==> flow/design.v <==
`timescale 1ns / 1ps
module booth(
    input clk,
    input load,
    input reset,
    input [31:0] M,  
    input [31:0] Q,  
    output reg [63:0] P,  
    output done           
    );
    reg signed [63:0] A;                
    reg signed [31:0] Q_temp;            
    reg signed [31:0] M_temp;            
    reg [4:0] Count;                       
    reg Q_minus_one;                     
    always @(posedge clk)
    begin
        if (reset == 1) 
        begin
            A = 64'b0;
            Q_minus_one = 0;
            P = 64'b0;
            Q_temp = 32'b0;
            M_temp = 32'b0;
            Count = 5'd16;
        end
        else if (load == 1)
        begin
            Q_temp = Q;
            M_temp = M;
            A = 64'b0;    
            Q_minus_one = 0;  
            Count = 5'd16;    
        end
        else if (Count > 5'd0)
        begin
            case ({Q_temp[1:0], Q_minus_one})
                3'b000, 3'b111:   
                    begin
                    end
                3'b001, 3'b010:   
                    begin
                        A = A + {{32{M_temp[31]}}, M_temp};
                    end
                3'b011:   
                    begin
                        A = A + ({{32{M_temp[31]}}, M_temp} << 1); 
                    end
                3'b100:   
                    begin
                        A = A - ({{32{M_temp[31]}}, M_temp} << 1); 
                    end
                3'b101, 3'b110:   
                    begin
                        A = A - {{32{M_temp[31]}}, M_temp}; 
                    end
            endcase
            Q_minus_one = Q_temp[1];
            Q_temp = {A[1:0], Q_temp[31:2]};   
            A = {A[63], A[63:2]};   
            Count = Count - 1'b1;
        end
        else
        begin
            Count = 5'b0;
        end
        P = {A[31:0], Q_temp};
    end
    assign done = (Count == 5'd0);
endmodule
# Tool chain data of booth
# Tool output for the design above, in the order of the flow.
# Line numbers count from 1 in the design file above.
# Operators: Yosys type, input widths -> output width; for muxes data width and select width s.
# Not given: -
dict set report setup {
  top {booth}
  clk_port {clk}
  library {sky130hd}
  lib_corner {tt_025C_1v80}
}

# Word-level counts
# Yosys after proc, flatten, opt, wreduce and memory -nomap, before mapping. Memory bits, and registers merged into a memory's read port (data or address), are not among the register bits. Print and check cells are not counted. Equal cells are merged and count once.
dict set report classes {
  equal 7
  reduce_and_logical 7
  mux 8
  n_addsub 5
  bitwise 1
  n_cmp 1
}
# cell count
set ops {}
lappend ops {{$pmux 64 s5} 1}
lappend ops {{$add 64x64->64} 2}
lappend ops {{$sub 64x64->64} 2}
lappend ops {{$mux 64} 2}
lappend ops {{$mux 32} 4}
lappend ops {{$eq 3x3->1 const B} 4}
lappend ops {{$reduce_or 2->1} 4}
lappend ops {{$eq 3x2->1 const B} 2}
lappend ops {{$sub 5x1->5 const B} 1}
lappend ops {{$gt 5x1->1 const B} 1}
lappend ops {{$logic_not 5->1} 1}
lappend ops {{$mux 5} 1}
lappend ops {{$eq 3x1->1 const B} 1}
lappend ops {{$logic_not 3->1} 1}
lappend ops {{$reduce_or 3->1} 1}
lappend ops {{$not 1->1} 1}
dict set report bits {
  wordCells 37
  out_inout_bits 65
  ff_bits 198
}

# Depth
# Depth = most cells in a row (Yosys ltp): at word level without a register or memory, in the mapped netlist without a sequential cell, where the memories' decode and read muxes count.
dict set report depth {
  depth_word 6
  ABC_AREA 0
  ltp_mapped 25
  ltp_nobuf 23
}

# After synthesis
# The flow's flattened synthesis, as Yosys stat reports it; memories are mapped. The netlist is that of the ABC_AREA named above (0 if unset); the other value can give another one.
dict set report mapped {
  ff_cells 132
  synth_area_um2 15153.3
  buf_cells 195
  stdcells 2141
}
# cell count area_total_um2
set by_type {}
lappend by_type {sky130_fd_sc_hd__dfxtp_1 132 2.64E+03}
lappend by_type {sky130_fd_sc_hd__ha_1 128 1.6E+03}
lappend by_type {sky130_fd_sc_hd__a21oi_1 299 1.5E+03}
lappend by_type {sky130_fd_sc_hd__nand2_1 250 938.4}
lappend by_type {sky130_fd_sc_hd__xnor2_1 102 893.357}
lappend by_type {sky130_fd_sc_hd__nor2_1 209 784.502}
lappend by_type {sky130_fd_sc_hd__o21ai_0 148 740.71}
lappend by_type {sky130_fd_sc_hd__xor2_1 71 621.846}
lappend by_type {sky130_fd_sc_hd__a21o_1 68 510.49}
lappend by_type {sky130_fd_sc_hd__clkbuf_1 136 510.49}
lappend by_type {sky130_fd_sc_hd__a221oi_1 48 420.403}
lappend by_type {sky130_fd_sc_hd__mux2i_1 38 380.365}
lappend by_type {sky130_fd_sc_hd__buf_4 32 240.23}
lappend by_type {sky130_fd_sc_hd__nand4_1 37 231.472}
lappend by_type {sky130_fd_sc_hd__nand3_1 39 195.187}
lappend by_type {sky130_fd_sc_hd__o21bai_1 25 187.68}
lappend by_type {sky130_fd_sc_hd__a31oi_1 28 175.168}
lappend by_type {sky130_fd_sc_hd__a21boi_0 23 172.666}
# Other cell types: 77; their cells: 328.

# Worst setup path after synthesis
# Source: OpenSTA report_checks on the synthesized netlist (no wires, ideal clock, input and output delay 20% of the period each), path of least setup slack; recovery checks are left aside. Register names are those of the netlist, which keeps one name where synthesis merged equal registers.
dict set report synth_timing {
  path_kind {reg2reg}
  from {reg M_temp[3]}
  to {reg A[57]}
  launch_ns 0.000
  clock_period_ns 10.0
  delay_ns 5.109
  setup_slack_ns 4.891
  arrival_ns 4.989
  stages 26
  synth_period_reached_ns 5.109
}
# "delay_ns" = arrival - input delay + setup time.
# "stages": output pins that drive a net of the path, with the launching flip-flop's if there is one; two outputs of one cell count as two.
# "synth_period_reached_ns" = period - worst setup slack (recovery checks aside). The figure is calculated, with input and output delays left at 20% of the set period.
# The rows between start and end are the longest chain of elaborated cells between them; the timing report does not say that the signal goes this way. Where chains are equally long, one stands for them.
# Each line given opens the expression or statement behind the cell; cells for indexed reads and writes are added by Yosys, which also makes memories of some case tables.
# A register here has more assigning lines than the two given.
dict set report synth_via {
  path_cell_list {sky130_fd_sc_hd__dfxtp_1 -> sky130_fd_sc_hd__buf_6 -> sky130_fd_sc_hd__or4_4 -> sky130_fd_sc_hd__nor2b_2 -> sky130_fd_sc_hd__and2_1 -> sky130_fd_sc_hd__nand2_1 -> sky130_fd_sc_hd__nor2_1 -> sky130_fd_sc_hd__nand2_1 -> sky130_fd_sc_hd__nor3_2 -> sky130_fd_sc_hd__nand4b_2 -> sky130_fd_sc_hd__clkbuf_1 -> sky130_fd_sc_hd__ha_1 -> sky130_fd_sc_hd__nand2_1 -> sky130_fd_sc_hd__o21ai_0 -> sky130_fd_sc_hd__ha_1 -> sky130_fd_sc_hd__nand4_1 -> sky130_fd_sc_hd__or3_1 -> sky130_fd_sc_hd__nand2b_1 -> sky130_fd_sc_hd__a21oi_1 -> sky130_fd_sc_hd__o21ai_0 -> sky130_fd_sc_hd__a31oi_1 -> sky130_fd_sc_hd__a211oi_2 -> sky130_fd_sc_hd__o21ai_1 -> sky130_fd_sc_hd__nand4_1 -> sky130_fd_sc_hd__mux2i_1 -> sky130_fd_sc_hd__a211o_1}
  elab_chain_len 4
}
# item line
set synth_lines {}
lappend synth_lines {{start: declaration} 13} ;# reg signed [31:0] M_temp;
lappend synth_lines {{start: assignment} 24} ;# M_temp = 32'b0;
lappend synth_lines {{start: assignment} 30} ;# M_temp = M;
lappend synth_lines {{$sub 64x64->64} 55} ;# A = A - {{32{M_temp[31]}}, M_temp};
lappend synth_lines {{$pmux 64 s5} 37} ;# case ({Q_temp[1:0], Q_minus_one})
lappend synth_lines {{$mux 64} 35} ;# else if (Count > 5'd0)
lappend synth_lines {{$mux 64} 27} ;# else if (load == 1)
lappend synth_lines {{end: assignment} 43} ;# A = A + {{32{M_temp[31]}}, M_temp};
lappend synth_lines {{end: assignment} 47} ;# A = A + ({{32{M_temp[31]}}, M_temp} << 1);
lappend synth_lines {{end: declaration} 11} ;# reg signed [63:0] A;

# Worst path after layout
# Path of least setup slack in the final report of record 1 (OpenROAD, finished layout, wires in). Where an end is a register, its clock arrival counts in the times.
dict set report layout_timing {
  path_kind {reg2reg}
  from {reg M_temp[3]}
  to {reg A[59]}
  clock_period_ns 6.53
  arrival_ns 6.44
  setup_slack_ns 0.48
  stages 25
  launch_ns 0.46
}
# The rows between start and end are the longest chain of elaborated cells between them; the timing report does not say that the signal goes this way. Where chains are equally long, one stands for them.
# A register here has more assigning lines than the two given.
dict set report layout_via {
  path_cell_list {sky130_fd_sc_hd__dfxtp_1 -> sky130_fd_sc_hd__or4_4 -> sky130_fd_sc_hd__nor2b_2 -> sky130_fd_sc_hd__and2_1 -> sky130_fd_sc_hd__nand2_1 -> sky130_fd_sc_hd__nor2_1 -> sky130_fd_sc_hd__nand2_1 -> sky130_fd_sc_hd__nor3_2 -> sky130_fd_sc_hd__nand4b_2 -> sky130_fd_sc_hd__buf_4 -> sky130_fd_sc_hd__ha_1 -> sky130_fd_sc_hd__nand2_1 -> sky130_fd_sc_hd__o21ai_0 -> sky130_fd_sc_hd__ha_1 -> sky130_fd_sc_hd__nand2_1 -> sky130_fd_sc_hd__nor3_1 -> sky130_fd_sc_hd__nand3_1 -> sky130_fd_sc_hd__o311ai_0 -> sky130_fd_sc_hd__nor2_1 -> sky130_fd_sc_hd__o21ai_0 -> sky130_fd_sc_hd__a2111oi_0 -> sky130_fd_sc_hd__nor3_1 -> sky130_fd_sc_hd__mux2i_1 -> sky130_fd_sc_hd__o21ai_0 -> sky130_fd_sc_hd__a21oi_1}
  elab_chain_len 4
}
# item line
set layout_lines {}
lappend layout_lines {{start: declaration} 13} ;# reg signed [31:0] M_temp;
lappend layout_lines {{start: assignment} 24} ;# M_temp = 32'b0;
lappend layout_lines {{start: assignment} 30} ;# M_temp = M;
lappend layout_lines {{$sub 64x64->64} 55} ;# A = A - {{32{M_temp[31]}}, M_temp};
lappend layout_lines {{$pmux 64 s5} 37} ;# case ({Q_temp[1:0], Q_minus_one})
lappend layout_lines {{$mux 64} 35} ;# else if (Count > 5'd0)
lappend layout_lines {{$mux 64} 27} ;# else if (load == 1)
lappend layout_lines {{end: assignment} 43} ;# A = A + {{32{M_temp[31]}}, M_temp};
lappend layout_lines {{end: assignment} 47} ;# A = A + ({{32{M_temp[31]}}, M_temp} << 1);
lappend layout_lines {{end: declaration} 11} ;# reg signed [63:0] A;

; Below are 3 stored runs of the flow (Yosys, OpenROAD; platform sky130hd) on booth, each with its settings and what was measured, unordered. Constraints: input delay and output delay 20% of the set period each, output load 0.01 pF.
; "achieved_period_ns": clock period set for the run, less the worst setup slack. It is reckoned from that one timing run; input and output delays stay at 20% of the period that was set.
; "critical_path_time_ns" is the time allowed to the run's worst setup path (the clock period less input and output delay, where it has them) less its slack. Clock arrival times count: a late capture clock shortens it, a late launch clock lengthens it.
; "fin_power_uw" is the tool's figure for a default switching activity; nothing was simulated.

[record 1: settings]
CORE_UTILIZATION = 40
period_ns = 6.53
CAP_MARGIN = 20
CORE_MARGIN = 2
SLEW_MARGIN = 20
[record 1: results]
synthesis_area_um2 = 15153.3
total_die_area_um2 = 39455.9
final_cell_area_um2 = 17017.6
finalUtil_pct = 45.4
worst_setup_slack_ns = 0.481
tns_setup_ns = 0.000
worst_hold_slack_ns = 0.440
fin_power_uw = 3153
achieved_period_ns = 6.049
critical_path_time_ns = 6.05
worst_path_kind = reg2reg

[record 2: settings]
CELL_PAD_IN_SITES_GLOBAL_PLACEMENT = 1
CORE_ASPECT_RATIO = 0.7
CORE_MARGIN = 9
CORE_UTILIZATION = 40
CTS_CLUSTER_DIAMETER = 136
CTS_CLUSTER_SIZE = 31
GPL_ROUTABILITY_DRIVEN = 0
MAX_ROUTING_LAYER = met4
SETUP_SLACK_MARGIN = 0.11
period_ns = 10.0
CAP_MARGIN = 20
SLEW_MARGIN = 20
[record 2: results]
synthesis_area_um2 = 15153.3
total_die_area_um2 = 45326.1
final_cell_area_um2 = 16955.0
finalUtil_pct = 45.5
worst_setup_slack_ns = 3.480
tns_setup_ns = 0.000
worst_hold_slack_ns = 0.444
fin_power_uw = 2109
achieved_period_ns = 6.520
critical_path_time_ns = 6.52
worst_path_kind = reg2reg

[record 3: settings]
ABC_AREA = 1
CAP_MARGIN = 5
CELL_PAD_IN_SITES_DETAIL_PLACEMENT = 1
CORE_MARGIN = 4
CORE_UTILIZATION = 60
CTS_CLUSTER_DIAMETER = 241
CTS_CLUSTER_SIZE = 57
GPL_TIMING_DRIVEN = 0
MIN_ROUTING_LAYER = met1
PLACE_DENSITY = 0.56
SETUP_SLACK_MARGIN = 0.08
TNS_END_PERCENT = 65
period_ns = 7.9
SLEW_MARGIN = 20
[record 3: results]
outcome = did not finish, placement stopped with DPL-0033
